==> flow/design.v <==
module mulary
  (
   input wire        clk,
   input wire        reset,
   input integer     req_command,
   input wire [31:0] req_in_1,
   input wire [31:0] req_in_2,
   output reg [63:0] resp_result
   );
   reg           y_signed, y_signed0, y_signed1;
   reg           x_, x0_, x1_;
   reg [15:0]    x0, x1, y1, y2;
   reg [23:0]    y0, y3;
   wire [2:0]    br00 = {x0[1:0],1'b0};
   wire [2:0]    br01 = x0[3:1];
   wire [2:0]    br02 = x0[5:3];
   wire [2:0]    br03 = x0[7:5];
   wire [2:0]    br04 = {x0[9:8],x0_};
   wire [2:0]    br05 = x0[11:9];
   wire [2:0]    br06 = x0[13:11];
   wire [2:0]    br07 = x0[15:13];
   wire [2:0]    br10 = {x1[1:0],x_};
   wire [2:0]    br11 = x1[3:1];
   wire [2:0]    br12 = x1[5:3];
   wire [2:0]    br13 = x1[7:5];
   wire [2:0]    br14 = {x1[9:8],x1_};
   wire [2:0]    br15 = x1[11:9];
   wire [2:0]    br16 = x1[13:11];
   wire [2:0]    br17 = x1[15:13];
   reg           ng00, ng01, ng02, ng03, ng04, ng05, ng06, ng07;
   reg           ng10, ng11, ng12, ng13, ng14, ng15, ng16, ng17;
   always @(*)begin
      y_signed = 1'b0;
      y_signed0 = 1'b0;
      y_signed1 = 1'b0;
      x_  = 1'b0;
      x0_ = 1'b0;
      x1_ = 1'b0;
      x0 = 16'h0;
      x1 = 16'h0;
      y0 = 24'h0;
      y1 = 16'h0;
      y2 = 16'h0;
      y3 = 24'h0;
      ng00 = (br00[2:1]==2'b10)|(br00[2:0]==3'b110);
      ng01 = (br01[2:1]==2'b10)|(br01[2:0]==3'b110);
      ng02 = (br02[2:1]==2'b10)|(br02[2:0]==3'b110);
      ng03 = (br03[2:1]==2'b10)|(br03[2:0]==3'b110);
      ng04 = (br04[2:1]==2'b10)|(br04[2:0]==3'b110);
      ng05 = (br05[2:1]==2'b10)|(br05[2:0]==3'b110);
      ng06 = (br06[2:1]==2'b10)|(br06[2:0]==3'b110);
      ng07 = (br07[2:1]==2'b10)|(br07[2:0]==3'b110);
      if((req_command==0)|(req_command==1))begin
         ng10 = 1'b0;
         ng11 = 1'b0;
         ng12 = 1'b0;
         ng13 = 1'b0;
      end else begin
         ng10 = (br10[2:1]==2'b10)|(br10[2:0]==3'b110);
         ng11 = (br11[2:1]==2'b10)|(br11[2:0]==3'b110);
         ng12 = (br12[2:1]==2'b10)|(br12[2:0]==3'b110);
         ng13 = (br13[2:1]==2'b10)|(br13[2:0]==3'b110);
      end
      ng14 = (br14[2:1]==2'b10)|(br14[2:0]==3'b110);
      ng15 = (br15[2:1]==2'b10)|(br15[2:0]==3'b110);
      ng16 = (br16[2:1]==2'b10)|(br16[2:0]==3'b110);
      ng17 = (br17[2:1]==2'b10)|(br17[2:0]==3'b110);
      case(req_command)
        0,
        1,
        2,
        6,
        8,
        10,
        12,
        13:begin
           y_signed = 1'b0;
           y_signed0 = 1'b0;
           y_signed1 = 1'b0;
        end
        3,
        4:begin
           y_signed = 1'b1;
           y_signed0 = 1'b0;
           y_signed1 = 1'b0;
        end
        7,
        9,
        11:begin
           y_signed = 1'b1;
           y_signed0 = 1'b1;
           y_signed1 = 1'b1;
        end
      endcase
      case(req_command)
        0,
        1:begin
           x_  = req_in_1[7];
           x0_ = req_in_1[7];
           x1_ = req_in_1[15];
           x0[15:0] = req_in_1[15:0];
           x1[15:0] = req_in_1[23:8];
           y0[23:0] = req_in_2[23:0];
           y1[15:0] = req_in_2[15:0];
           y2[15:0] = req_in_2[23:8];
           y3[23:0] = req_in_2[23:0];
        end
        2,
        3,
        4:begin
           x_       = 1'b0;
           x0_ = req_in_1[7];
           x1_ = req_in_1[7];
           x0[15:0] = req_in_1[15:0];
           x1[15:0] = req_in_1[15:0];
           y0[23:0] = {8'h0,req_in_2[15:0]};
           y1[15:0] = req_in_2[15:0];
           y2[15:0] = req_in_2[31:16];
           y3[23:0] = {req_in_2[31:16],8'h0};
        end
        6,
        7,
        8,
        9:begin
           x_       = 1'b0;
           x0_ = req_in_1[7];
           x1_ = req_in_1[23];
           x0[15:0] = req_in_1[15:0];
           x1[15:0] = req_in_1[31:16];
           y0[23:0] = {8'h0,req_in_2[15:0]};
           y1[15:0] = req_in_2[15:0];
           y2[15:0] = req_in_2[31:16];
           y3[23:0] = {req_in_2[31:16],8'h0};
        end
        10,
        11:begin
           x_       = 1'b0;
           x0_      = 1'b0;
           x1_      = 1'b0;
           x0[15:0] = req_in_1[15:0];
           x1[15:0] = req_in_1[31:16];
           y0[23:0] = {req_in_2[7:0],16'h0};
           y1[15:0] = {req_in_2[15:8],8'h0};
           y2[15:0] = {8'h0,req_in_2[23:16]};
           y3[23:0] = {16'h0,req_in_2[31:24]};
        end
        12,
        13:begin
           x_       = 1'b0;
           x0_      = 1'b0;
           x1_      = 1'b0;
           x0[15:0] = req_in_1[15:0];
           x1[15:0] = req_in_1[31:16];
           y0[23:0] = {16'h0,req_in_2[7:0]};
           y1[15:0] = {req_in_2[15:8],8'h0};
           y2[15:0] = {8'h0,req_in_2[23:16]};
           y3[23:0] = {req_in_2[31:24],16'h0};
        end
      endcase
   end
   always @(*) begin
     resp_result = 64'h0;  
     case(req_command)
       0,
       1:begin
          resp_result[63:0] = (64'hfffe0000_00000000
                               +(result0      )
                               +(result1 << 8 )
                               + (((x1[15])? req_in_2[23:0] : 0) <<24)  );
       end
       2:begin
          resp_result[63:0] = (64'hfffdfffe_00000000
                               +(result0      )
                               +(result1 << 8 )
                               + (((x0[15])? req_in_2[15:0]  : 0) <<16)
                               + (((x1[15])? req_in_2[31:16] : 0) <<32)  );
       end
       4:begin
          resp_result[63:0] = ((64'hfffcfffe_00000000|{~(req_in_1[15]&req_in_2[31]),48'h0000_00000000})
                               +(result0      )
                               +(result1 << 8 )
                               + (((x0[15])? req_in_2[15:0]  : 0) <<16)
                               + (((x1[15])? req_in_2[31:16] : 0) <<32)  );
       end
       3:begin
          resp_result[63:0] = (64'hfffdfffe_00000000
                               +(result0     )
                               +(result1 << 8)  );
       end
       6:begin
          resp_result[63:0] = (64'hfffffffc_00000000
                               +(result0      )
                               +(result1 >> 8 )
                               + (((x0[15])? req_in_2[15:0]  : 0) <<16)
                               + (((x1[15])? req_in_2[31:16] : 0) <<16)  );
       end
       7:begin
          resp_result[63:0] = (64'hfffffffc_00000000
                               +(result0      )
                               +(result1 >> 8 )   );
       end
       8:begin
          resp_result[63:0] = (64'hfffffffe_00000000
                               +(result0      )
                               +(result1 << 24)
                               + (((x0[15])? req_in_2[15:0]  : 0) <<16)
                               + (((x1[15])? req_in_2[31:16] : 0) <<48)  );
       end
       9:begin
          resp_result[63:0] = ((64'hfffffffe_00000000|{req_in_1[15]^req_in_2[15],32'h00000000})
                               +(result0     )
                               +(result1 <<24));
       end
       10:begin
          resp_result[63:0] = (64'hfffffff8_00000000
                               +(result0      )
                               +(result1 << 8 )
                               + (((x0[7] )? req_in_2[7:0]  : 0) << 24)
                               + (((x0[15])? req_in_2[15:8] : 0) << 24)
                               + (((x1[7] )? req_in_2[23:16]: 0) << 24)
                               + (((x1[15])? req_in_2[31:24]: 0) << 24)  );
       end
       11:begin
          resp_result[63:0] = (64'hfffffff8_00000000
                               +(result0      )
                               +(result1 << 8 )  );
       end
       12,
       13:begin
          resp_result[63:0] = (64'hfffffffe_00000000
                               +(result0      )
                               +(result1 << 24)
                               + (((x0[7] )? req_in_2[7:0]  : 0) << 8)
                               + (((x0[15])? req_in_2[15:8] : 0) << 24)
                               + (((x1[7] )? req_in_2[23:16]: 0) << 40)
                               + (((x1[15])? req_in_2[31:24]: 0) << 56)  );
       end
     endcase
   end
   wire [27:0]   by00, by01, by02, by03, by04, by05, by06, by07;
   wire [27:0]   by10, by11, by12, by13, by14, by15, by16, by17;
   booth0 booth00(.i(0), .y_signed(y_signed0), .br(br00), .y(y0), .by(by00), .com(req_command));
   booth0 booth01(.i(1), .y_signed(y_signed0), .br(br01), .y(y0), .by(by01), .com(req_command));
   booth0 booth02(.i(1), .y_signed(y_signed0), .br(br02), .y(y0), .by(by02), .com(req_command));
   booth0 booth03(.i(1), .y_signed(y_signed0), .br(br03), .y(y0), .by(by03), .com(req_command));
   booth1 booth04(.i(0), .y_signed(y_signed1), .br(br04), .y(y1), .by(by04), .com(req_command));
   booth1 booth05(.i(1), .y_signed(y_signed1), .br(br05), .y(y1), .by(by05), .com(req_command));
   booth1 booth06(.i(1), .y_signed(y_signed1), .br(br06), .y(y1), .by(by06), .com(req_command));
   booth1 booth07(.i(1), .y_signed(y_signed1), .br(br07), .y(y1), .by(by07), .com(req_command));
   booth2 booth10(.i(0), .y_signed(y_signed), .br(br10), .y(y2), .by(by10), .com(req_command));
   booth2 booth11(.i(1), .y_signed(y_signed), .br(br11), .y(y2), .by(by11), .com(req_command));
   booth2 booth12(.i(1), .y_signed(y_signed), .br(br12), .y(y2), .by(by12), .com(req_command));
   booth2 booth13(.i(1), .y_signed(y_signed), .br(br13), .y(y2), .by(by13), .com(req_command));
   booth3 booth14(.i(0), .y_signed(y_signed), .br(br14), .y(y3), .by(by14), .com(req_command));
   booth3 booth15(.i(1), .y_signed(y_signed), .br(br15), .y(y3), .by(by15), .com(req_command));
   booth3 booth16(.i(1), .y_signed(y_signed), .br(br16), .y(y3), .by(by16), .com(req_command));
   booth3 booth17(.i(1), .y_signed(y_signed), .br(br17), .y(y3), .by(by17), .com(req_command));
   wire [63:0]   result0 = ((({1'b0,by00}+ng00)) +
                            (({1'b0,by01}+ng01)<<2) +
                            (({1'b0,by02}+ng02)<<4) +
                            (({1'b0,by03}+ng03)<<6) +
                            (({1'b0,by04}+ng04)<<8) +
                            (({1'b0,by05}+ng05)<<10) +
                            (({1'b0,by06}+ng06)<<12) +
                            (({1'b0,by07}+ng07)<<14) );
   wire [63:0]   result1 = ((({1'b0,by10}+(ng10<<8))) +
                            (({1'b0,by11}+(ng11<<8))<<2) +
                            (({1'b0,by12}+(ng12<<8))<<4) +
                            (({1'b0,by13}+(ng13<<8))<<6) +
                            (({1'b0,by14}+ng14)<<8) +
                            (({1'b0,by15}+ng15)<<10) +
                            (({1'b0,by16}+ng16)<<12) +
                            (({1'b0,by17}+ng17)<<14) );
endmodule
module booth0
  (
   input             i,
   input             y_signed,
   input [2:0]       br,
   input [23:0]      y,
   input integer     com,
   output reg [27:0] by
   );
   wire              y_sign = (com==11) ? y[23] : y[15]&y_signed;
   wire              S = ((br==3'b000)|(br==3'b111)) ? 1'b0 : y_sign^br[2] ;
   always @(*) begin
      case(br)
        3'b000: by[15:0] =  {16{1'b0}};
        3'b001: by[15:0] =  {y[15:0]};
        3'b010: by[15:0] =  {y[15:0]};
        3'b011: by[15:0] =  {y[14:0],1'b0};
        3'b100: by[15:0] = ~{y[14:0],1'b0};
        3'b101: by[15:0] = ~{y[15:0]};
        3'b110: by[15:0] = ~{y[15:0]};
        3'b111: by[15:0] =  {16{1'b0}};
      endcase
      if((com==0)||(com==1)||(com==10)||(com==11))begin
         case(br)
           3'b000: by[24:16] =  {9{1'b0}};
           3'b001: by[24:16] =  {y[23]&y_signed,y[23:16]};
           3'b010: by[24:16] =  {y[23]&y_signed,y[23:16]};
           3'b011: by[24:16] =  {y[23:15]};
           3'b100: by[24:16] = ~{y[23:15]};
           3'b101: by[24:16] = ~{y[23]&y_signed,y[23:16]};
           3'b110: by[24:16] = ~{y[23]&y_signed,y[23:16]};
           3'b111: by[24:16] =  {9{1'b0}};
         endcase
         if(i) by[27:25] = {2'b01,~S};
         else  by[27:25] = {~S,S,S};
      end else begin
         case(br)
           3'b000: by[16] =  1'b0;
           3'b001: by[16] =  y[15]&y_signed;
           3'b010: by[16] =  y[15]&y_signed;
           3'b011: by[16] =  y[15];
           3'b100: by[16] = ~y[15];
           3'b101: by[16] = ~(y[15]&y_signed);
           3'b110: by[16] = ~(y[15]&y_signed);
           3'b111: by[16] =  1'b0;
         endcase
         if(i) by[27:17] = {8'h0,2'b01,~S};
         else  by[27:17] = {8'h0,~S,S,S};
      end
   end
endmodule
module booth1
  (
   input             i,
   input             y_signed,
   input [2:0]       br,
   input [15:0]      y,
   input integer     com,
   output reg [27:0] by
   );
   wire              S = ((br==3'b000)|(br==3'b111)) ? 1'b0 : (y[15]&y_signed)^br[2] ;
   always @(*) begin
      case(br)
        3'b000: by[15:0] =  {16{1'b0}};
        3'b001: by[15:0] =  {y[15:0]};
        3'b010: by[15:0] =  {y[15:0]};
        3'b011: by[15:0] =  {y[14:0],1'b0};
        3'b100: by[15:0] = ~{y[14:0],1'b0};
        3'b101: by[15:0] = ~{y[15:0]};
        3'b110: by[15:0] = ~{y[15:0]};
        3'b111: by[15:0] =  {16{1'b0}};
      endcase
      by[27:16] = 0;  
      case(com)
        0,
        1: begin
           case(br)
             3'b000: by[16] =  1'b0;
             3'b001: by[16] =  1'b0;
             3'b010: by[16] =  1'b0;
             3'b011: by[16] =  y[15];
             3'b100: by[16] = ~y[15];
             3'b101: by[16] =  1'b0;
             3'b110: by[16] =  1'b0;
             3'b111: by[16] =  1'b0;
           endcase
           by[27:17] = 0;
        end
        2,
        3,
        4,
        6,
        7,
        8,
        9,
        12,
        13: begin
           case(br)
             3'b000: by[16] =  1'b0;
             3'b001: by[16] =  y[15]&y_signed;
             3'b010: by[16] =  y[15]&y_signed;
             3'b011: by[16] =  y[15];
             3'b100: by[16] = ~y[15];
             3'b101: by[16] =~(y[15]&y_signed);
             3'b110: by[16] =~(y[15]&y_signed);
             3'b111: by[16] =  1'b0;
           endcase
           by[27:17] = {8'h0,2'b01,~S};
        end
        10,
        11: begin
           case(br)
             3'b000: by[16] =  1'b0;
             3'b001: by[16] =  y[15]&y_signed;
             3'b010: by[16] =  y[15]&y_signed;
             3'b011: by[16] =  y[15];
             3'b100: by[16] = ~y[15];
             3'b101: by[16] =~(y[15]&y_signed);
             3'b110: by[16] =~(y[15]&y_signed);
             3'b111: by[16] =  1'b0;
           endcase
           if(i) by[27:17] = {8'h0,2'b01,~S};
           else  by[27:17] = {8'h0,~S,S,S};
        end
      endcase
   end
endmodule
module booth2
  (
   input             i,
   input             y_signed,
   input [2:0]       br,
   input [15:0]      y,
   input integer     com,
   output reg [27:0] by
   );
   wire              y_sign = ((com==11) ? y[7] : y[15]) & y_signed;
   wire              S = ((br==3'b000)|(br==3'b111)) ? 1'b0 : y_sign^br[2] ;
   always @(*) begin
      if((com==10)||(com==11))begin
         if(i) by[19:17] = {2'b01,~S};
         else  by[19:17] = {~S,S,S};
         by[24:20] = 0;
      end else begin
         case(br)
           3'b000: by[24:17] =  {8{1'b0}};
           3'b001: by[24:17] =  {y[15]&y_signed,y[15:9]};
           3'b010: by[24:17] =  {y[15]&y_signed,y[15:9]};
           3'b011: by[24:17] =  {y[15:8]};
           3'b100: by[24:17] = ~{y[15:8]};
           3'b101: by[24:17] = ~{y[15]&y_signed,y[15:9]};
           3'b110: by[24:17] = ~{y[15]&y_signed,y[15:9]};
           3'b111: by[24:17] =  {8{1'b0}};
         endcase
      end
      if((com==0)|(com==1))begin
         case(br)
           3'b000: by[16] =  1'b0;
           3'b001: by[16] =  y[8];
           3'b010: by[16] =  y[8];
           3'b011: by[16] =  1'b0;
           3'b100: by[16] =  1'b0;
           3'b101: by[16] = ~y[8];
           3'b110: by[16] = ~y[8];
           3'b111: by[16] =  1'b0;
         endcase
         by[27:25] = {2'b01,~S};
         by[15:0] = ({16{1'b0}});
      end else if((com==10)|(com==11))begin
         case(br)
           3'b000: by[16:8] =  {9{1'b0}};
           3'b001: by[16:8] =  {y[7]&y_signed,y[7:0]};
           3'b010: by[16:8] =  {y[7]&y_signed,y[7:0]};
           3'b011: by[16:8] =  {y[7:0],1'b0};
           3'b100: by[16:8] = ~{y[7:0],1'b0};
           3'b101: by[16:8] = ~{y[7]&y_signed,y[7:0]};
           3'b110: by[16:8] = ~{y[7]&y_signed,y[7:0]};
           3'b111: by[16:8] =  {9{1'b0}};
         endcase
         by[27:25] = 0;
         by[7:0] = 0;
      end else begin
         case(br)
           3'b000: by[16:8] =  {9{1'b0}};
           3'b001: by[16:8] =   y[8:0];
           3'b010: by[16:8] =   y[8:0];
           3'b011: by[16:8] =  {y[7:0],1'b0};
           3'b100: by[16:8] = ~{y[7:0],1'b0};
           3'b101: by[16:8] =  ~y[8:0];
           3'b110: by[16:8] =  ~y[8:0];
           3'b111: by[16:8] =  {9{1'b0}};
         endcase
         if(i) by[27:25] = {2'b01,~S};
         else  by[27:25] = {~S,S,S};
         by[7:0] = 0;
      end
   end
endmodule
module booth3
  (
   input             i,
   input             y_signed,
   input [2:0]       br,
   input [23:0]      y,
   input integer     com,
   output reg [27:0] by
   );
   wire              y_sign = ((com==11) ? y[7] : y[23]) & y_signed;
   wire              S = ((br==3'b000)|(br==3'b111)) ? 1'b0 : y_sign^br[2] ;
   always @(*) begin
      case(br)
        3'b000: by[7:0] =  {8{1'b0}};
        3'b001: by[7:0] =  {y[7:0]};
        3'b010: by[7:0] =  {y[7:0]};
        3'b011: by[7:0] =  {y[6:0],1'b0};
        3'b100: by[7:0] = ~{y[6:0],1'b0};
        3'b101: by[7:0] = ~{y[7:0]};
        3'b110: by[7:0] = ~{y[7:0]};
        3'b111: by[7:0] =  {8{1'b0}};
      endcase
      if((com==10)||(com==11))begin
         case(br)
           3'b000: by[8] =  1'b0;
           3'b001: by[8] =  y[7]&y_signed;
           3'b010: by[8] =  y[7]&y_signed;
           3'b011: by[8] =  y[7];
           3'b100: by[8] = ~y[7];
           3'b101: by[8] =~(y[7]&y_signed);
           3'b110: by[8] =~(y[7]&y_signed);
           3'b111: by[8] =  1'b0;
         endcase
         if(i) by[11:9] = {2'b01,~S};
         else  by[11:9] = {~S,S,S};
         by[27:12] = 0;
      end else begin
         case(br)
           3'b000: by[24:8] =  {17{1'b0}};
           3'b001: by[24:8] =  {y[23]&y_signed,y[23:8]};
           3'b010: by[24:8] =  {y[23]&y_signed,y[23:8]};
           3'b011: by[24:8] =  {y[23:7]};
           3'b100: by[24:8] = ~{y[23:7]};
           3'b101: by[24:8] = ~{y[23]&y_signed,y[23:8]};
           3'b110: by[24:8] = ~{y[23]&y_signed,y[23:8]};
           3'b111: by[24:8] =  {17{1'b0}};
         endcase
         by[27:25] = {2'b01,~S};
      end
   end
endmodule
module cpa
  (
   input integer      req_command,
   input wire [63:0]  mul,
   input wire [4:0]   mulctl,
   input wire [31:0]  aln0,
   input wire [31:0]  aln1,
   input wire [31:0]  aln2,
   input wire [31:0]  aln3,
   output wire [31:0] add0,
   output wire [31:0] add1,
   output wire [31:0] add2,
   output wire [31:0] add3,
   output wire [81:0] addo
   );
   wire [81:0]        alnmul = (((mulctl[4]) ? {16'h0,mul[63:0]} : {mul[47:0],32'h0}) ^
                                {{34{mulctl[3]}},{16{mulctl[2]}},{16{mulctl[1]}},{16{mulctl[0]}}} );
   wire [2:0]         alnctl = (req_command==13) ? mulctl[2:0] : 3'b0;
   reg                cin0, cin1, cin2, cin3;
   wire [16:0]        sum01 = aln0[15: 0] + alnmul[63:48] + cin0;
   wire [16:0]        sum11 = aln1[15: 0] + alnmul[47:32] + cin1;
   wire [16:0]        sum21 = aln2[15: 0] + alnmul[31:16] + cin2;
   wire [16:0]        sum31 = aln3[15: 0] + alnmul[15: 0] + cin3;
   wire [17:0]        sum00 = aln0[31:16] + alnmul[81:64]   + sum01[16];
   wire [16:0]        sum10 = aln1[31:16] + {16{alnctl[2]}} + sum11[16];
   wire [16:0]        sum20 = aln2[31:16] + {16{alnctl[1]}} + sum21[16];
   wire [16:0]        sum30 = aln3[31:16] + {16{alnctl[0]}} + sum31[16];
   always @(*) begin
      if(req_command==13)begin
         cin0 = (mulctl[3]==1'b1);
         cin1 = (mulctl[2]==1'b1);
         cin2 = (mulctl[1]==1'b1);
         cin3 = (mulctl[0]==1'b1);
      end else begin
         cin0 = sum11[16];
         cin1 = sum21[16];
         cin2 = sum31[16];
         cin3 = (mulctl[0]==1'b1);
      end
   end
   assign add0 = {sum00[15:0], sum01[15:0]};
   assign add1 = {sum10[15:0], sum11[15:0]};
   assign add2 = {sum20[15:0], sum21[15:0]};
   assign add3 = {sum30[15:0], sum31[15:0]};
   assign addo = {sum00[17:0], sum01[15:0], sum11[15:0], sum21[15:0], sum31[15:0]};
endmodule
module fmad_check
  (
   input [31:0]      x,
   input [31:0]      y,
   input [31:0]      z,
   output reg [31:0] rslt,
   output reg [4:0]  flag
   );
   always @ (x or y or z) begin
      rslt = {32{1'bx}};
      flag = 5'h0;
      if((x[30:23]==8'hff)&(x[22:0]!=0))begin
         rslt    = x|32'h00400000;
         flag[4] = ~x[22]|((y[30:23]==8'hff)&~y[22]&(y[21:0]!=0))|((z[30:23]==8'hff)&~z[22]&(z[21:0]!=0));
      end else if((y[30:23]==8'hff)&(y[22:0]!=0))begin
         rslt    = y|32'h00400000;
         flag[4] = ~y[22]|((x[30:23]==8'hff)&~x[22]&(x[21:0]!=0))|((z[30:23]==8'hff)&~z[22]&(z[21:0]!=0));
      end else if(((x[30:23]==8'hff)&(y[30:0]==0))|((y[30:23]==8'hff)&(x[30:0]==0)))begin
         rslt    = 32'hffc00000;
         flag[4] = 1'b1;
      end else if((z[30:23]==8'hff)&(z[22:0]!=0))begin
         rslt    = z|32'h00400000;
         flag[4] = ~z[22]|((x[30:23]==8'hff)&~x[22]&(x[21:0]!=0))|((y[30:23]==8'hff)&~y[22]&(y[21:0]!=0));
      end else if(((x[30:23]==8'hff)|(y[30:23]==8'hff))&((z[30:23]==8'hff)))begin
         if((x[31]^y[31])==z[31])begin
            rslt    = z[31:0];
         end else begin
            rslt    = 32'hffc00000;
            flag[4] = 1'b1;
         end
      end else if(x[30:23]==8'hff)begin
         rslt = {x[31]^y[31],x[30:0]};
      end else if(y[30:23]==8'hff)begin
         rslt = {x[31]^y[31],y[30:0]};
      end else if(z[30:23]==8'hff)begin
         rslt = z[31:0];
      end else if((x[30:0]==0)|(y[30:0]==0))begin
         if(z[30:0]==0)
           rslt = {z[31]&(x[31]^y[31]),z[30:0]};
         else
           rslt = z;
      end else begin
         flag[0] = 1'b1;
      end
   end
endmodule
module fmad
  (
   input                    clk,
   input                    reset,
   input                    req,
   input integer            req_command,
   input [31:0]             x,
   input [31:0]             y,
   input [31:0]             z,
   input [31:0]             w,
   output reg signed [31:0] acc0, acc1, acc2, acc3,  
   output reg signed [ 9:0] exp0, exp1, exp2, exp3,  
   output reg [31:0]        rslt,                    
   output reg [4:0]         flag                     
   );
   reg               en0, en1;
   always @ (*) begin
      if(reset)begin
         en0 = 1'b0;
      end else begin
         en0 = req;
      end
   end
   always @ (posedge clk) begin
      if(reset)begin
         en1 <= 1'b0;
      end else begin
         en1 <= en0;
      end
   end
   wire[4:0]         flag0i;                    
   wire [31:0]       rslt0i;                    
   reg [4:0]         flag0, flag1;              
   reg [31:0]        rslt0, rslt1;              
   fmad_check fmad_check
     (
      .x(x),
      .y(y),
      .z(z),
      .rslt(rslt0i),
      .flag(flag0i)
   );
   always @ (posedge clk) begin
      if(en0) begin
         if(req_command==1)begin
            flag0 <= flag0i;
            rslt0 <= rslt0i;
         end else begin
            flag0 <= 0;
         end
      end
      if(en1)begin
         flag1 <= flag0;
         rslt1 <= rslt0;
      end
   end
   wire [23:0]       fracx = {(x[30:23]!=8'h00),x[22:0]};                    
   wire [23:0]       fracy = {(y[30:23]!=8'h00),y[22:0]};                    
   wire [31:0]       fracz = {(z[30:23]!=8'h00),z[22:0],8'h0};               
   wire [7:0]        expx =       (x[30:23]==8'h00) ? 8'h01 : x[30:23];      
   wire [7:0]        expy =       (y[30:23]==8'h00) ? 8'h01 : y[30:23];      
   wire signed [8:0] expz = {1'b0,(z[30:23]==8'h00) ? 8'h01 : z[30:23]};     
   wire signed [9:0] expm = expx+expy-127+1;                                 
   wire signed [9:0] expd = expm-expz;                                       
   wire [63:0]       muli;
   wire [31:0]       req_in_1 = ((req_command == 1) ? {8'h0,fracx[23:0]}
                                 :                    {1'b1,x[6:0],  1'b1,y[6:0],  1'b1,z[6:0],  1'b1,w[6:0]});
   wire [31:0]       req_in_2 = ((req_command == 1) ? {8'h0,fracy[23:0]}
                                 :                    {1'b1,x[22:16],1'b1,y[22:16],1'b1,z[22:16],1'b1,w[22:16]});
   mulary mulary
     (
      .clk(clk),
      .reset(reset),
      .req_command(req_command),
      .req_in_1(req_in_1),
      .req_in_2(req_in_2),
      .resp_result(muli)
   );
   reg [5:0]         sfti;
   always @ (*) begin
      if(expd>=55)begin
         sfti = 55;
      end else if(expd>=0)begin
         sfti = expd;
      end else if(expd>=-32)begin
         sfti = expd+32;
      end else begin
         sfti = 0;
      end
   end
   reg [5:0]         sft0, sft1, sft2, sft3;
   reg [8:0]         expa;                                                               
   reg               sgnz;                                                               
   wire signed [9:0] exp0p = {1'b0,x[30:23]} + {1'b0,x[14:7]};                           
   wire signed [9:0] exp1p = {1'b0,y[30:23]} + {1'b0,y[14:7]};                           
   wire signed [9:0] exp2p = {1'b0,z[30:23]} + {1'b0,z[14:7]};                           
   wire signed [9:0] exp3p = {1'b0,w[30:23]} + {1'b0,w[14:7]};                           
   reg signed [9:0]  exp0l, exp1l, exp2l, exp3l;                                         
   wire sftout0 = ((exp0l==0) | (aln0[48:30]!={19{1'b0}}) & (aln0[48:30]!={19{1'b1}}));  
   wire sftout1 = ((exp1l==0) | (aln1[48:30]!={19{1'b0}}) & (aln1[48:30]!={19{1'b1}}));  
   wire sftout2 = ((exp2l==0) | (aln2[48:30]!={19{1'b0}}) & (aln2[48:30]!={19{1'b1}}));  
   wire sftout3 = ((exp3l==0) | (aln3[48:30]!={19{1'b0}}) & (aln3[48:30]!={19{1'b1}}));  
   wire signed [9:0] exp0i = (!sftout0) ? exp0 : exp0l;                                  
   wire signed [9:0] exp1i = (!sftout1) ? exp1 : exp1l;                                  
   wire signed [9:0] exp2i = (!sftout2) ? exp2 : exp2l;                                  
   wire signed [9:0] exp3i = (!sftout3) ? exp3 : exp3l;                                  
   wire signed [9:0] exd0 = exp0p - exp0i + 16;                                          
   wire signed [9:0] exd1 = exp1p - exp1i + 16;                                          
   wire signed [9:0] exd2 = exp2p - exp2i + 16;                                          
   wire signed [9:0] exd3 = exp3p - exp3i + 16;                                          
   reg [63:0]        mul;
   reg [4:0]         mulctl;
   reg [48:0]        aln0, aln1, aln2, aln3;
   wire [31:0]       add0, add1, add2, add3;
   always @ (posedge clk) begin
      if(en0)begin
         if(req_command==13)begin
            if((x[30:23]==0)|(x[14:7]==0)|(exd0<0))  exp0l <= 0;
            else                                     exp0l <= exp0p;
            if((y[30:23]==0)|(y[14:7]==0)|(exd1<0))  exp1l <= 0;
            else                                     exp1l <= exp1p;
            if((z[30:23]==0)|(z[14:7]==0)|(exd2<0))  exp2l <= 0;
            else                                     exp2l <= exp2p;
            if((w[30:23]==0)|(w[14:7]==0)|(exd3<0))  exp3l <= 0;
            else                                     exp3l <= exp3p;
         end
         if(req_command==13)begin
            mul <= muli;
         end else begin
            mul <= {16'h0,muli[47:0]};
         end
         if(req_command==1)begin
            sgnz <= z[31];
            if(expd>=0)begin
               expa <= expm;
            end else if(expd>=-32)begin
               expa <= expm+32;
            end else begin
               expa <= expz;
            end
         end
         if(req_command==13)begin
            mulctl <= {1'b1,x[31]^x[15], y[31]^y[15], z[31]^z[15], w[31]^w[15]};
         end else begin
            if(expd>=0) mulctl <= {1'b0,{4{(x[31]^y[31]^z[31])}}};
            else        mulctl <= {1'b1,{4{(x[31]^y[31]^z[31])}}};
         end
         if(req_command==13)begin
            if(exd0[9:6]!=0) sft0 <= 63;
            else             sft0 <= exd0;
            if(exd1[9:6]!=0) sft1 <= 63;
            else             sft1 <= exd1;
            if(exd2[9:6]!=0) sft2 <= 63;
            else             sft2 <= exd2;
            if(exd3[9:6]!=0) sft3 <= 63;
            else             sft3 <= exd3;
         end else begin
            if(sfti>=48)begin
               acc0 <= 0;            acc1 <= fracz;            acc2 <= fracz;            acc3 <= fracz;
               sft0 <= 0;            sft1 <= sfti;             sft2 <= sfti-16;          sft3 <= sfti-32;
            end else if(sfti>=32)begin
               acc0 <= fracz;        acc1 <= fracz;            acc2 <= fracz;            acc3 <= {fracz,16'h0};
               sft0 <= sfti+16;      sft1 <= sfti;             sft2 <= sfti-16;          sft3 <= sfti-16;
            end else if(sfti>=16)begin
               acc0 <= fracz;        acc1 <= fracz;            acc2 <= {fracz,16'h0};    acc3 <= 0;
               sft0 <= sfti+16;      sft1 <= sfti;             sft2 <= sfti;             sft3 <= 0;
            end else begin
               acc0 <= fracz;        acc1 <= {fracz,16'h0};    acc2 <= 0;                acc3 <= 0;
               sft0 <= sfti+16;      sft1 <= sfti+16;          sft2 <= 0;                sft3 <= 0;
            end
         end
      end
      if(reset)begin
         exp0 <= 0;
         acc0 <= 0;
         exp1 <= 0;
         acc1 <= 0;
         exp2 <= 0;
         acc2 <= 0;
         exp3 <= 0;
         acc3 <= 0;
      end else if((req_command==13)&(en1))begin  
         if(!sftout0)begin
            exp0 <= exp0l;
            acc0 <= add0;
         end
         if(!sftout1)begin
            exp1 <= exp1l;
            acc1 <= add1;
         end
         if(!sftout2)begin
            exp2 <= exp2l;
            acc2 <= add2;
         end
         if(!sftout3)begin
            exp3 <= exp3l;
            acc3 <= add3;
         end
      end
   end
   always @ (*) begin
      if(req_command==1)begin  
         aln0 = {acc0,16'h0}>>sft0;
         aln1 = {acc1,16'h0}>>sft1;
         aln2 = {acc2,16'h0}>>sft2;
         aln3 = {acc3,16'h0}>>sft3;
      end else begin
         aln0 = $signed({acc0,16'h0})>>>sft0;
         aln1 = $signed({acc1,16'h0})>>>sft1;
         aln2 = $signed({acc2,16'h0})>>>sft2;
         aln3 = $signed({acc3,16'h0})>>>sft3;
      end
   end
   wire [81:0]       addi;
   cpa cpa
     (
      .req_command(req_command),   
      .mul(mul),
      .mulctl(mulctl),
      .aln0(aln0),      .aln1(aln1),      .aln2(aln2),      .aln3(aln3),
      .add0(add0),      .add1(add1),      .add2(add2),      .add3(add3),
      .addo(addi)
   );
   reg [81:0]        add;
   reg [8:0]         expr;
   reg               sgnr;
   always @ (posedge clk) begin
      if(en1 & flag0[0])begin
         add[81:0] <= addi;
         sgnr <= sgnz;
         expr <= expa;
      end
   end
   wire [64:0]   nrmi,nrm0,nrm1,nrm2,nrm3,nrm4,nrm5;
   wire [1:0]    ssn;
   wire [5:0]    nrmsft;                                 
   assign nrmsft[5] = (~(|nrmi[64:32])|(&nrmi[64:32]))& (expr[8:5]!=4'h0);
   assign nrmsft[4] = (~(|nrm5[64:48])|(&nrm5[64:48]))&((expr[8:4]&{3'h7,~nrmsft[5],  1'b1})!=5'h00);
   assign nrmsft[3] = (~(|nrm4[64:56])|(&nrm4[64:56]))&((expr[8:3]&{3'h7,~nrmsft[5:4],1'b1})!=6'h00);
   assign nrmsft[2] = (~(|nrm3[64:60])|(&nrm3[64:60]))&((expr[8:2]&{3'h7,~nrmsft[5:3],1'b1})!=7'h00);
   assign nrmsft[1] = (~(|nrm2[64:62])|(&nrm2[64:62]))&((expr[8:1]&{3'h7,~nrmsft[5:2],1'b1})!=8'h00);
   assign nrmsft[0] = (~(|nrm1[64:63])|(&nrm1[64:63]))&((expr[8:0]&{3'h7,~nrmsft[5:1],1'b1})!=9'h000);
   assign nrmi = {add[81:18],(|add[17:0])};
   assign nrm5 = (~nrmsft[5]) ? nrmi : {add[49:0], 15'h0};
   assign nrm4 = (~nrmsft[4]) ? nrm5 : {nrm5[48:0], 16'h0000};
   assign nrm3 = (~nrmsft[3]) ? nrm4 : {nrm4[56:0], 8'h00};
   assign nrm2 = (~nrmsft[2]) ? nrm3 : {nrm3[60:0], 4'h0};
   assign nrm1 = (~nrmsft[1]) ? nrm2 : {nrm2[62:0], 2'b00};
   assign nrm0 = (~nrmsft[0]) ? nrm1 : {nrm1[63:0], 1'b0};
   assign ssn = {nrm0[38],(|nrm0[37:0])};
   wire [2:0]    grsn = {nrm0[40:39],(|ssn)};
   wire          rnd = (~nrmi[64]) ? (grsn[1:0]==2'b11)|(grsn[2:1]==2'b11)
                                   : ((grsn[1:0]==2'b00)|                           
                                      ((grsn[1]^grsn[0])     &(grsn[0]))|           
                                      ((grsn[2]^(|grsn[1:0]))&(grsn[1]^grsn[0])));  
   wire [9:0]    expn = expr-nrmsft+{1'b0,(nrm0[64]^nrm0[63])};  
   wire [30:0]   rsltr = (~nrm0[64]) ? {expn,nrm0[62:40]}+rnd : {expn,~nrm0[62:40]}+rnd;
   always @ (*) begin
      rslt[31] = sgnr^add[81];
      flag = 0;
      if(flag1[0] == 1'b0)begin
         rslt = rslt1;
         flag = flag1;
      end else if(nrmi==0)begin
         rslt[31:0] = 32'h00000000;
      end else if(expn[9])begin
         rslt[30:0] = 31'h00000000;
         flag[0] = 1'b1;
         flag[1] = 1'b1;
      end else if((expn[8:0]>=9'h0ff)&(~expn[9]))begin
         rslt[30:0] = 31'h7f800000;
         flag[0] = 1'b1;
         flag[2] = 1'b1;
      end else if(~nrm0[64])begin
         rslt[30:0] = rsltr[30:0];
         flag[0] = |grsn[1:0] | (rsltr[30:23]==8'hff);
         flag[1] = ((rsltr[30:23]==8'h00)|((expn[7:0]==8'h00)&~ssn[1]))&(|grsn[1:0]);
         flag[2] = (rsltr[30:23]==8'hff);
      end else begin
         rslt[30:0] = rsltr[30:0];
         flag[0] = |grsn[1:0] | (rsltr[30:23]==8'hff);
         flag[1] = ((rsltr[30:23]==8'h00)|((expn[7:0]==8'h00)&((~ssn[1]&~ssn[0])|(ssn[1]&ssn[0])) ))&(|grsn[1:0]);
         flag[2] = (rsltr[30:23]==8'hff);
      end
   end
endmodule
module fmad_fp32
  (
   input         clk,
   input         reset,
   input         req,
   input [31:0]  x,
   input [31:0]  y,
   input [31:0]  z,
   output [31:0] rslt,
   output [4:0]  flag
   );
   wire signed [31:0] acc0, acc1, acc2, acc3;
   wire signed [9:0]  exp0, exp1, exp2, exp3;
   fmad fmad
     (
      .clk(clk),
      .reset(reset),
      .req(req),
      .req_command(1),
      .x(x),
      .y(y),
      .z(z),
      .w(32'h0),
      .acc0(acc0), .acc1(acc1), .acc2(acc2), .acc3(acc3),
      .exp0(exp0), .exp1(exp1), .exp2(exp2), .exp3(exp3),
      .rslt(rslt),
      .flag(flag)
   );
endmodule
Hand-over note for fmad_fp32

== From RTL to reports: fmad_fp32 ==
Module fmad_fp32 before and after one edit of its RTL, step after step.
"unedited" refers to lines of the RTL above, "edited" to lines of the edited file.
"change": "edited" minus "unedited" as printed here.
Operators: Yosys type, input widths -> output width; for muxes data width and select width s.
The mark -- stands for no value.
Set-up
  design top: fmad_fp32
  clock input: clk
  cell library: sky130hd
  corner: tt_025C_1v80

== The edit ==
Unified diff, file above to edited file.
This change comes from a script, not from a designer. The edited design behaves differently; no optimisation was intended.
begin of diff
@@ -750,5 +750,5 @@
                expa <= expm;
             end else if(expd>=-32)begin
-               expa <= expm+32;
+               expa <= expm|32;
             end else begin
                expa <= expz;
end of diff

== Word level ==
Yosys after proc, flatten, opt, wreduce and memory -nomap, before mapping. Memory bits, and registers merged into a memory's read port (data or address), are not among the register bits. Print and check cells are not counted. Equal cells are merged and count once.
Memory sizes are those after Yosys's memory passes, which may raise the word count (mostly to a power of two), join words into wider ones and drop unused or constant bits.
Cells by class
  equality and inequality tests: unedited 98, edited 98, change 0
  shift-type cells: unedited 4, edited 4, change 0
  order comparisons: unedited 7, edited 7, change 0
  div/mod/pow operators: unedited 0, edited 0, change 0
  add/subtract/negate cells: unedited 52, edited 51, change -1
  multiply operators: unedited 0, edited 0, change 0
  mux-type cells: unedited 114, edited 114, change 0
  bitwise logic cells: unedited 143, edited 143, change 0
  reduce/logical cells: unedited 96, edited 96, change 0
Operator list
  $add 9x7->9 const B: unedited 1, edited 0, change -1
  $or 1x1->1: unedited 45, edited 45, change 0
  $eq 3x3->1 const B: unedited 44, edited 44, change 0
  $reduce_or 2->1: unedited 34, edited 34, change 0
  $and 1x1->1: unedited 32, edited 32, change 0
  $mux 1: unedited 29, edited 29, change 0
  $not 1->1: unedited 27, edited 27, change 0
  $eq 3x2->1 const B: unedited 22, edited 22, change 0
  $mux 32: unedited 21, edited 21, change 0
  $xor 1x1->1: unedited 18, edited 18, change 0
  $eq 2x2->1 const B: unedited 15, edited 15, change 0
  $logic_not 3->1: unedited 12, edited 12, change 0
  $eq 3x1->1 const B: unedited 11, edited 11, change 0
  $mux 6: unedited 11, edited 11, change 0
  $pmux 1 s3: unedited 8, edited 8, change 0
  $pmux 8 s5: unedited 8, edited 8, change 0
  $pmux 16 s5: unedited 7, edited 7, change 0
  $add 27x1->28: unedited 6, edited 6, change 0
  $mux 65: unedited 6, edited 6, change 0
  $logic_not 8->1: unedited 5, edited 5, change 0
  $reduce_or 4->1: unedited 5, edited 5, change 0
  $add 16x16->17: unedited 4, edited 4, change 0
  $add 17x1->17: unedited 4, edited 4, change 0
  $add 17x1->18: unedited 4, edited 4, change 0
  $eq 8x8->1 const B: unedited 4, edited 4, change 0
  $mux 31: unedited 4, edited 4, change 0
  $not 8->8: unedited 4, edited 4, change 0
  $pmux 17 s5: unedited 4, edited 4, change 0
The list need not be complete.
Bit counts
  bits in latches: unedited 0, edited 0, change 0
  memories: unedited 1, edited 1, change 0
  memory bits (writable): unedited 0, edited 0, change 0
  output and inout bits: unedited 37, edited 37, change 0
  word width x clocked read ports: unedited 0, edited 0, change 0
  register bits after elaboration: unedited 376, edited 376, change 0
  memory bits (read-only): unedited 48, edited 48, change 0
Memories
  shape (words x width / read and write ports): unedited 16 x 3 bit 1R0W, edited 16 x 3 bit 1R0W

== Logic depth ==
Longest topological path by Yosys (ltp), each cell counted once; first at word level (registers and memories cut), then after technology mapping (sequential cells cut; the memories' decode and read muxes count).
Depth
  word-level depth: unedited 46, edited 46, change 0
  ABC_AREA: unedited 0, edited 0
  mapped depth: unedited 98, edited 94, change -4
  gate-level depth less buffers: unedited 96, edited 92, change -4

== Mapped cells and area ==
The flow's flattened synthesis, as Yosys stat reports it; memories are mapped. The netlist is that of the ABC_AREA named above (0 if unset); the other value can give another one.
Cell types
  sky130_fd_sc_hd__mux2i_1: unedited 173, edited 293, change +120
  sky130_fd_sc_hd__nor2_1: unedited 525, edited 583, change +58
  sky130_fd_sc_hd__a22oi_1: unedited 99, edited 156, change +57
  sky130_fd_sc_hd__o22ai_1: unedited 123, edited 73, change -50
  sky130_fd_sc_hd__nand3_1: unedited 195, edited 162, change -33
  sky130_fd_sc_hd__clkbuf_1: unedited 411, edited 384, change -27
  sky130_fd_sc_hd__inv_1: unedited 330, edited 303, change -27
  sky130_fd_sc_hd__a21oi_1: unedited 434, edited 408, change -26
  sky130_fd_sc_hd__o21ai_0: unedited 349, edited 375, change +26
  sky130_fd_sc_hd__a21o_1: unedited 113, edited 87, change -26
  sky130_fd_sc_hd__nand2_1: unedited 690, edited 665, change -25
  sky130_fd_sc_hd__nand2b_1: unedited 163, edited 141, change -22
  sky130_fd_sc_hd__mux4_2: unedited 62, edited 40, change -22
  sky130_fd_sc_hd__a22o_1: unedited 6, edited 28, change +22
  sky130_fd_sc_hd__and2_1: unedited 44, edited 65, change +21
  sky130_fd_sc_hd__buf_1: unedited 96, edited 115, change +19
  sky130_fd_sc_hd__mux2_2: unedited 59, edited 78, change +19
  sky130_fd_sc_hd__xnor2_1: unedited 486, edited 471, change -15
The list need not be complete.
Mapped netlist
  flip-flop cells: unedited 340, edited 340, change 0
  buffer cells: unedited 525, edited 525, change 0
  cells in the netlist: unedited 6528, edited 6600, change +72
  chip area (Yosys) (µm²): unedited 52287.6, edited 52849.4, change +561.8
  area of sequential cells (µm²): unedited 9238.9, edited 9238.9, change 0.0
By module: a second synthesis without flattening, with its own total; a netlist apart from the flattened one above.
Unflattened totals
  cell total of the unflattened synthesis: unedited 14455, edited 14327, change -128
  area (unflattened synthesis) (µm²): unedited 109087.1, edited 108903.2, change -183.9
Each row is one instance without its submodules.
Modules, unedited
  mulary: area 46024.1 µm², cells 6056, instances 1
  fmad: area 38884.8 µm², cells 4814, instances 1
  cpa: area 7947.6 µm², cells 1079, instances 1
  booth3: area 1023.5 µm², cells 159, instances 4
  booth2: area 1011.0 µm², cells 148, instances 4
  booth0: area 880.8 µm², cells 135, instances 4
  booth1: area 718.2 µm², cells 108, instances 4
  fmad_check: area 1689.1 µm², cells 304, instances 1
  fmad_fp32: area 7.5 µm², cells 2, instances 1
Modules, edited
  mulary: area 45971.6 µm², cells 6053, instances 1
  fmad: area 38753.4 µm², cells 4689, instances 1
  cpa: area 7947.6 µm², cells 1079, instances 1
  booth3: area 1023.5 µm², cells 159, instances 4
  booth2: area 1011.0 µm², cells 148, instances 4
  booth0: area 880.8 µm², cells 135, instances 4
  booth1: area 718.2 µm², cells 108, instances 4
  fmad_check: area 1689.1 µm², cells 304, instances 1
  fmad_fp32: area 7.5 µm², cells 2, instances 1

== Path before layout ==
Source: OpenSTA report_checks on the synthesized netlist (no wires, ideal clock, input and output delay 20% of the period each), path of least setup slack; recovery checks are left aside. Register names are those of the netlist, which keeps one name where synthesis merged equal registers.
Timing post-synthesis
  path kind: unedited reg2out, edited reg2out
  start: unedited reg fmad.expr[8], edited reg fmad.add[59]
  end: unedited out flag[1], edited out flag[1]
  path slack (ns): unedited 0.968, edited -0.047, change -1.015
  arrival time (ns): unedited 13.032, edited 14.047, change +1.015
  period (ns): unedited 17.5, edited 17.5, change 0.0
  delay of the path (ns): unedited 13.032, edited 14.047, change +1.015
  external output delay (ns): unedited 3.500, edited 3.500, change 0.000
  path buffers: unedited 14, edited 21, change +7
  stages: unedited 65, edited 75, change +10
  synthesis period reached (ns): unedited 16.532, edited 17.547, change +1.015
"delay of the path" is the arrival time less input delay plus setup time.
A path that ends at an output port has no setup time.
"stages": output pins that drive a net of the path, with the launching flip-flop's if there is one; two outputs of one cell count as two.
"synthesis period reached" = period - worst setup slack (recovery checks aside). The figure is calculated, with input and output delays left at 20% of the set period.
Between the ends stands the longest chain of elaborated cells between them, by number of cells; it is not shown to be the way that was timed. Of several equally long chains one is given.
Each line given opens the expression or statement behind the cell; cells for indexed reads and writes are added by Yosys, which also makes memories of some case tables.
Between the ends, post-synthesis, unedited
  cells stage by stage: sky130_fd_sc_hd__edfxtp_1 sky130_fd_sc_hd__inv_1 sky130_fd_sc_hd__ha_1 sky130_fd_sc_hd__nor3b_1 sky130_fd_sc_hd__a21oi_4 sky130_fd_sc_hd__buf_4 sky130_fd_sc_hd__inv_2 sky130_fd_sc_hd__clkbuf_1 sky130_fd_sc_hd__clkbuf_1 sky130_fd_sc_hd__ha_1 sky130_fd_sc_hd__nor4b_1 sky130_fd_sc_hd__nor2_1 sky130_fd_sc_hd__nand4_1 sky130_fd_sc_hd__mux2_4 sky130_fd_sc_hd__nand2_8 sky130_fd_sc_hd__clkinv_4 sky130_fd_sc_hd__buf_6 sky130_fd_sc_hd__clkbuf_1 (+29 left out) sky130_fd_sc_hd__mux2i_4 sky130_fd_sc_hd__nor2_4 sky130_fd_sc_hd__inv_2 sky130_fd_sc_hd__buf_1 sky130_fd_sc_hd__ha_1 sky130_fd_sc_hd__inv_1 sky130_fd_sc_hd__ha_1 sky130_fd_sc_hd__a21o_1 sky130_fd_sc_hd__a21oi_1 sky130_fd_sc_hd__o21bai_1 sky130_fd_sc_hd__a21oi_1 sky130_fd_sc_hd__inv_1 sky130_fd_sc_hd__a21oi_1 sky130_fd_sc_hd__o21bai_1 sky130_fd_sc_hd__xnor2_1 sky130_fd_sc_hd__o21ai_0 sky130_fd_sc_hd__or4b_2 sky130_fd_sc_hd__o31ai_1
  cells in the longest elaborated chain: 44
  elaborated cells on any way between the ends: 90
  those cells by class: add/sub (4); compare (1); eq/ne (2); mux (13); logic (48); reduce/logical (22)
Ends and longest elaborated chain, post-synthesis, unedited
  start, declared: line 840  | reg [8:0]         expr;
  start, assigned: line 846  | expr <= expa;
  $reduce_bool 4->1: line 852  | assign nrmsft[5] = (~(|nrmi[64:32])|(&nrmi[64:32]))& (expr[8:5]!=4'h0);
  $and 1x1->1: line 852
  $mux 65: line 859  | assign nrm5 = (~nrmsft[5]) ? nrmi : {add[49:0], 15'h0};
  $reduce_or 17->1: line 853  | assign nrmsft[4] = (~(|nrm5[64:48])|(&nrm5[64:48]))&((expr[8:4]&{3'h7,~nrmsft[5],  1'b1})!=5'h00);
  $not 1->1: line 853
  $or 1x1->1: line 853
  $and 1x1->1: line 853
  (+30 left out)
  $or 1x1->1: line 892  | flag[1] = ((rsltr[30:23]==8'h00)|((expn[7:0]==8'h00)&~ssn[1]))&(|grsn[1:0]);
  $and 1x1->1: line 892
  $mux 1: line 889  | end else if(~nrm0[64])begin
  $mux 1: line 885  | end else if((expn[8:0]>=9'h0ff)&(~expn[9]))begin
  $mux 1: line 881  | end else if(expn[9])begin
  $mux 3: line 879  | end else if(nrmi==0)begin
  $mux 3: line 876  | if(flag1[0] == 1'b0)begin
  end, declared: line 911  | output [4:0]  flag
Between the ends, post-synthesis, edited
  cells stage by stage: sky130_fd_sc_hd__edfxtp_1 sky130_fd_sc_hd__nor4_1 sky130_fd_sc_hd__nand2_1 sky130_fd_sc_hd__or3_1 sky130_fd_sc_hd__clkbuf_1 sky130_fd_sc_hd__o31ai_4 sky130_fd_sc_hd__buf_2 sky130_fd_sc_hd__clkbuf_1 sky130_fd_sc_hd__inv_1 sky130_fd_sc_hd__clkbuf_1 sky130_fd_sc_hd__ha_1 sky130_fd_sc_hd__inv_1 sky130_fd_sc_hd__nand3_1 sky130_fd_sc_hd__nor2_1 sky130_fd_sc_hd__nor2_1 sky130_fd_sc_hd__o221a_2 sky130_fd_sc_hd__a32oi_4 sky130_fd_sc_hd__buf_6 (+39 left out) sky130_fd_sc_hd__inv_1 sky130_fd_sc_hd__ha_1 sky130_fd_sc_hd__inv_1 sky130_fd_sc_hd__fa_1 sky130_fd_sc_hd__inv_1 sky130_fd_sc_hd__a21oi_1 sky130_fd_sc_hd__o21bai_1 sky130_fd_sc_hd__a21o_1 sky130_fd_sc_hd__a21o_1 sky130_fd_sc_hd__a21oi_1 sky130_fd_sc_hd__nor2_1 sky130_fd_sc_hd__nor2_1 sky130_fd_sc_hd__xor2_1 sky130_fd_sc_hd__a41oi_1 sky130_fd_sc_hd__and2_1 sky130_fd_sc_hd__o211ai_1 sky130_fd_sc_hd__or4_1 sky130_fd_sc_hd__o22ai_1
  cells in the longest elaborated chain: 46
  elaborated cells on any way between the ends: 94
  those cells by class: add/sub (4); compare (1); eq/ne (2); mux (13); logic (50); reduce/logical (24)
Ends and longest elaborated chain, post-synthesis, edited
  start, declared: line 839  | reg [81:0]        add;
  start, assigned: line 844  | add[81:0] <= addi;
  $reduce_or 33->1: line 852  | assign nrmsft[5] = (~(|nrmi[64:32])|(&nrmi[64:32]))& (expr[8:5]!=4'h0);
  $not 1->1: line 852
  $or 1x1->1: line 852
  $and 1x1->1: line 852
  $mux 65: line 859  | assign nrm5 = (~nrmsft[5]) ? nrmi : {add[49:0], 15'h0};
  $reduce_or 17->1: line 853  | assign nrmsft[4] = (~(|nrm5[64:48])|(&nrm5[64:48]))&((expr[8:4]&{3'h7,~nrmsft[5],  1'b1})!=5'h00);
  $not 1->1: line 853
  (+32 left out)
  $or 1x1->1: line 892  | flag[1] = ((rsltr[30:23]==8'h00)|((expn[7:0]==8'h00)&~ssn[1]))&(|grsn[1:0]);
  $and 1x1->1: line 892
  $mux 1: line 889  | end else if(~nrm0[64])begin
  $mux 1: line 885  | end else if((expn[8:0]>=9'h0ff)&(~expn[9]))begin
  $mux 1: line 881  | end else if(expn[9])begin
  $mux 3: line 879  | end else if(nrmi==0)begin
  $mux 3: line 876  | if(flag1[0] == 1'b0)begin
  end, declared: line 911  | output [4:0]  flag

== Timing after layout ==
From the final timing report of each run of pair A: the path of least setup slack in the routed layout; clock arrival at registers is part of the times.
Timing after layout
  path kind: unedited reg2reg, edited reg2reg
  start: unedited reg fmad.sft3[0], edited reg fmad.sft3[0]
  end: unedited reg fmad.add[80], edited reg fmad.add[80]
  period (ns): unedited 17.5, edited 17.5, change 0.0
  path buffers: unedited 1, edited 2, change +1
  path slack (ns): unedited 0.92, edited 0.91, change -0.01
  arrival time (ns): unedited 16.83, edited 16.91, change +0.08
  stages: unedited 94, edited 94, change 0
Between the ends stands the longest chain of elaborated cells between them, by number of cells; it is not shown to be the way that was timed. Of several equally long chains one is given.
At most two assigning lines are given for a register; there are more.
Between the ends, after layout, unedited
  cells stage by stage: sky130_fd_sc_hd__edfxtp_1 sky130_fd_sc_hd__buf_12 sky130_fd_sc_hd__mux4_2 sky130_fd_sc_hd__mux4_2 sky130_fd_sc_hd__a32oi_2 sky130_fd_sc_hd__nor2_1 sky130_fd_sc_hd__a21oi_2 sky130_fd_sc_hd__fa_2 sky130_fd_sc_hd__nor2b_1 sky130_fd_sc_hd__o21ai_1 sky130_fd_sc_hd__nand2_1 sky130_fd_sc_hd__a21o_1 sky130_fd_sc_hd__a21o_1 sky130_fd_sc_hd__a21o_1 sky130_fd_sc_hd__a21o_1 sky130_fd_sc_hd__a21o_1 sky130_fd_sc_hd__a21o_1 sky130_fd_sc_hd__a21o_1 (+58 left out) sky130_fd_sc_hd__inv_1 sky130_fd_sc_hd__fa_2 sky130_fd_sc_hd__inv_1 sky130_fd_sc_hd__a21oi_1 sky130_fd_sc_hd__o21bai_1 sky130_fd_sc_hd__a21o_1 sky130_fd_sc_hd__a21o_1 sky130_fd_sc_hd__a21oi_2 sky130_fd_sc_hd__o21bai_1 sky130_fd_sc_hd__a21oi_1 sky130_fd_sc_hd__o21bai_1 sky130_fd_sc_hd__a21oi_1 sky130_fd_sc_hd__o21bai_1 sky130_fd_sc_hd__a21oi_2 sky130_fd_sc_hd__o21bai_2 sky130_fd_sc_hd__a21o_1 sky130_fd_sc_hd__a21oi_1 sky130_fd_sc_hd__xnor2_1
  cells in the longest elaborated chain: 7
  elaborated cells on any way between the ends: 7
  source lines of those cells: 6
  those cells by class: add/sub (6); shift (1)
Ends and longest elaborated chain, after layout, unedited
  start, declared: line 706  | reg [5:0]         sft0, sft1, sft2, sft3;
  start, assigned: line 771  | else             sft3 <= exd3;
  start, assigned: line 778  | sft0 <= sfti+16;      sft1 <= sfti;             sft2 <= sfti-16;          sft3 <= sfti-16;
  $shr 48x6->16: line 821  | aln3 = {acc3,16'h0}>>sft3;
  $add 16x16->17: line 546  | wire [16:0]        sum31 = aln3[15: 0] + alnmul[15: 0] + cin3;
  $add 17x1->17: line 546
  $add 17x1->17: line 545  | wire [16:0]        sum21 = aln2[15: 0] + alnmul[31:16] + cin2;
  $add 17x1->17: line 544  | wire [16:0]        sum11 = aln1[15: 0] + alnmul[47:32] + cin1;
  $add 17x1->17: line 543  | wire [16:0]        sum01 = aln0[15: 0] + alnmul[63:48] + cin0;
  $add 18x1->18: line 547  | wire [17:0]        sum00 = aln0[31:16] + alnmul[81:64]   + sum01[16];
  end, assigned: line 844  | add[81:0] <= addi;
  end, declared: line 839  | reg [81:0]        add;
Between the ends, after layout, edited
  cells stage by stage: sky130_fd_sc_hd__edfxtp_1 sky130_fd_sc_hd__buf_4 sky130_fd_sc_hd__mux4_2 sky130_fd_sc_hd__and2_1 sky130_fd_sc_hd__a211oi_2 sky130_fd_sc_hd__o32a_1 sky130_fd_sc_hd__nor2_1 sky130_fd_sc_hd__a21oi_2 sky130_fd_sc_hd__fa_2 sky130_fd_sc_hd__nor2b_1 sky130_fd_sc_hd__o21ai_0 sky130_fd_sc_hd__nand2_1 sky130_fd_sc_hd__a21o_1 sky130_fd_sc_hd__a21o_1 sky130_fd_sc_hd__a21o_1 sky130_fd_sc_hd__a21o_1 sky130_fd_sc_hd__a21o_1 sky130_fd_sc_hd__a21o_1 (+58 left out) sky130_fd_sc_hd__inv_1 sky130_fd_sc_hd__fa_1 sky130_fd_sc_hd__inv_1 sky130_fd_sc_hd__a21oi_1 sky130_fd_sc_hd__o21bai_1 sky130_fd_sc_hd__a21o_1 sky130_fd_sc_hd__a21o_1 sky130_fd_sc_hd__a21oi_1 sky130_fd_sc_hd__o21bai_1 sky130_fd_sc_hd__a21oi_1 sky130_fd_sc_hd__o21bai_1 sky130_fd_sc_hd__a21oi_1 sky130_fd_sc_hd__o21bai_1 sky130_fd_sc_hd__a21oi_1 sky130_fd_sc_hd__o21bai_1 sky130_fd_sc_hd__a21o_1 sky130_fd_sc_hd__a21oi_1 sky130_fd_sc_hd__xnor2_1
  cells in the longest elaborated chain: 7
  elaborated cells on any way between the ends: 7
  source lines of those cells: 6
  those cells by class: add/sub (6); shift (1)
Ends and longest elaborated chain, after layout, edited
  start, declared: line 706  | reg [5:0]         sft0, sft1, sft2, sft3;
  start, assigned: line 771  | else             sft3 <= exd3;
  start, assigned: line 778  | sft0 <= sfti+16;      sft1 <= sfti;             sft2 <= sfti-16;          sft3 <= sfti-16;
  $shr 48x6->16: line 821  | aln3 = {acc3,16'h0}>>sft3;
  $add 16x16->17: line 546  | wire [16:0]        sum31 = aln3[15: 0] + alnmul[15: 0] + cin3;
  $add 17x1->17: line 546
  $add 17x1->17: line 545  | wire [16:0]        sum21 = aln2[15: 0] + alnmul[31:16] + cin2;
  $add 17x1->17: line 544  | wire [16:0]        sum11 = aln1[15: 0] + alnmul[47:32] + cin1;
  $add 17x1->17: line 543  | wire [16:0]        sum01 = aln0[15: 0] + alnmul[63:48] + cin0;
  $add 18x1->18: line 547  | wire [17:0]        sum00 = aln0[31:16] + alnmul[81:64]   + sum01[16];
  end, assigned: line 844  | add[81:0] <= addi;
  end, declared: line 839  | reg [81:0]        add;

== Measured runs ==
Runs of the flow (Yosys, OpenROAD) on both versions; the two runs of a pair have the same settings. The constraints put input and output delay at 20% of the set period each and load the outputs with 0.01 pF.
Flow settings, pair A
  CORE_UTILIZATION: 40
  period_ns: 17.5
  CAP_MARGIN: 20
  CORE_MARGIN: 2
  SLEW_MARGIN: 20
Final reports, pair A
  die outline area (µm²): unedited 133627.0, edited 135049.0, change +1422.0
  final design utilization (%): unedited 43.4, edited 43.3, change -0.1
  lowest setup slack (ns): unedited 0.923, edited 0.905, change -0.018
  power consumption (mW): unedited 13.822, edited 14.250, change +0.428
  synthesis area (µm²): unedited 52287.6, edited 52849.4, change +561.8
By "power consumption" is meant OpenSTA's value without simulated activity: inputs other than the clock are taken to toggle once in ten clock periods, and the tool carries that through the logic.

End of note.
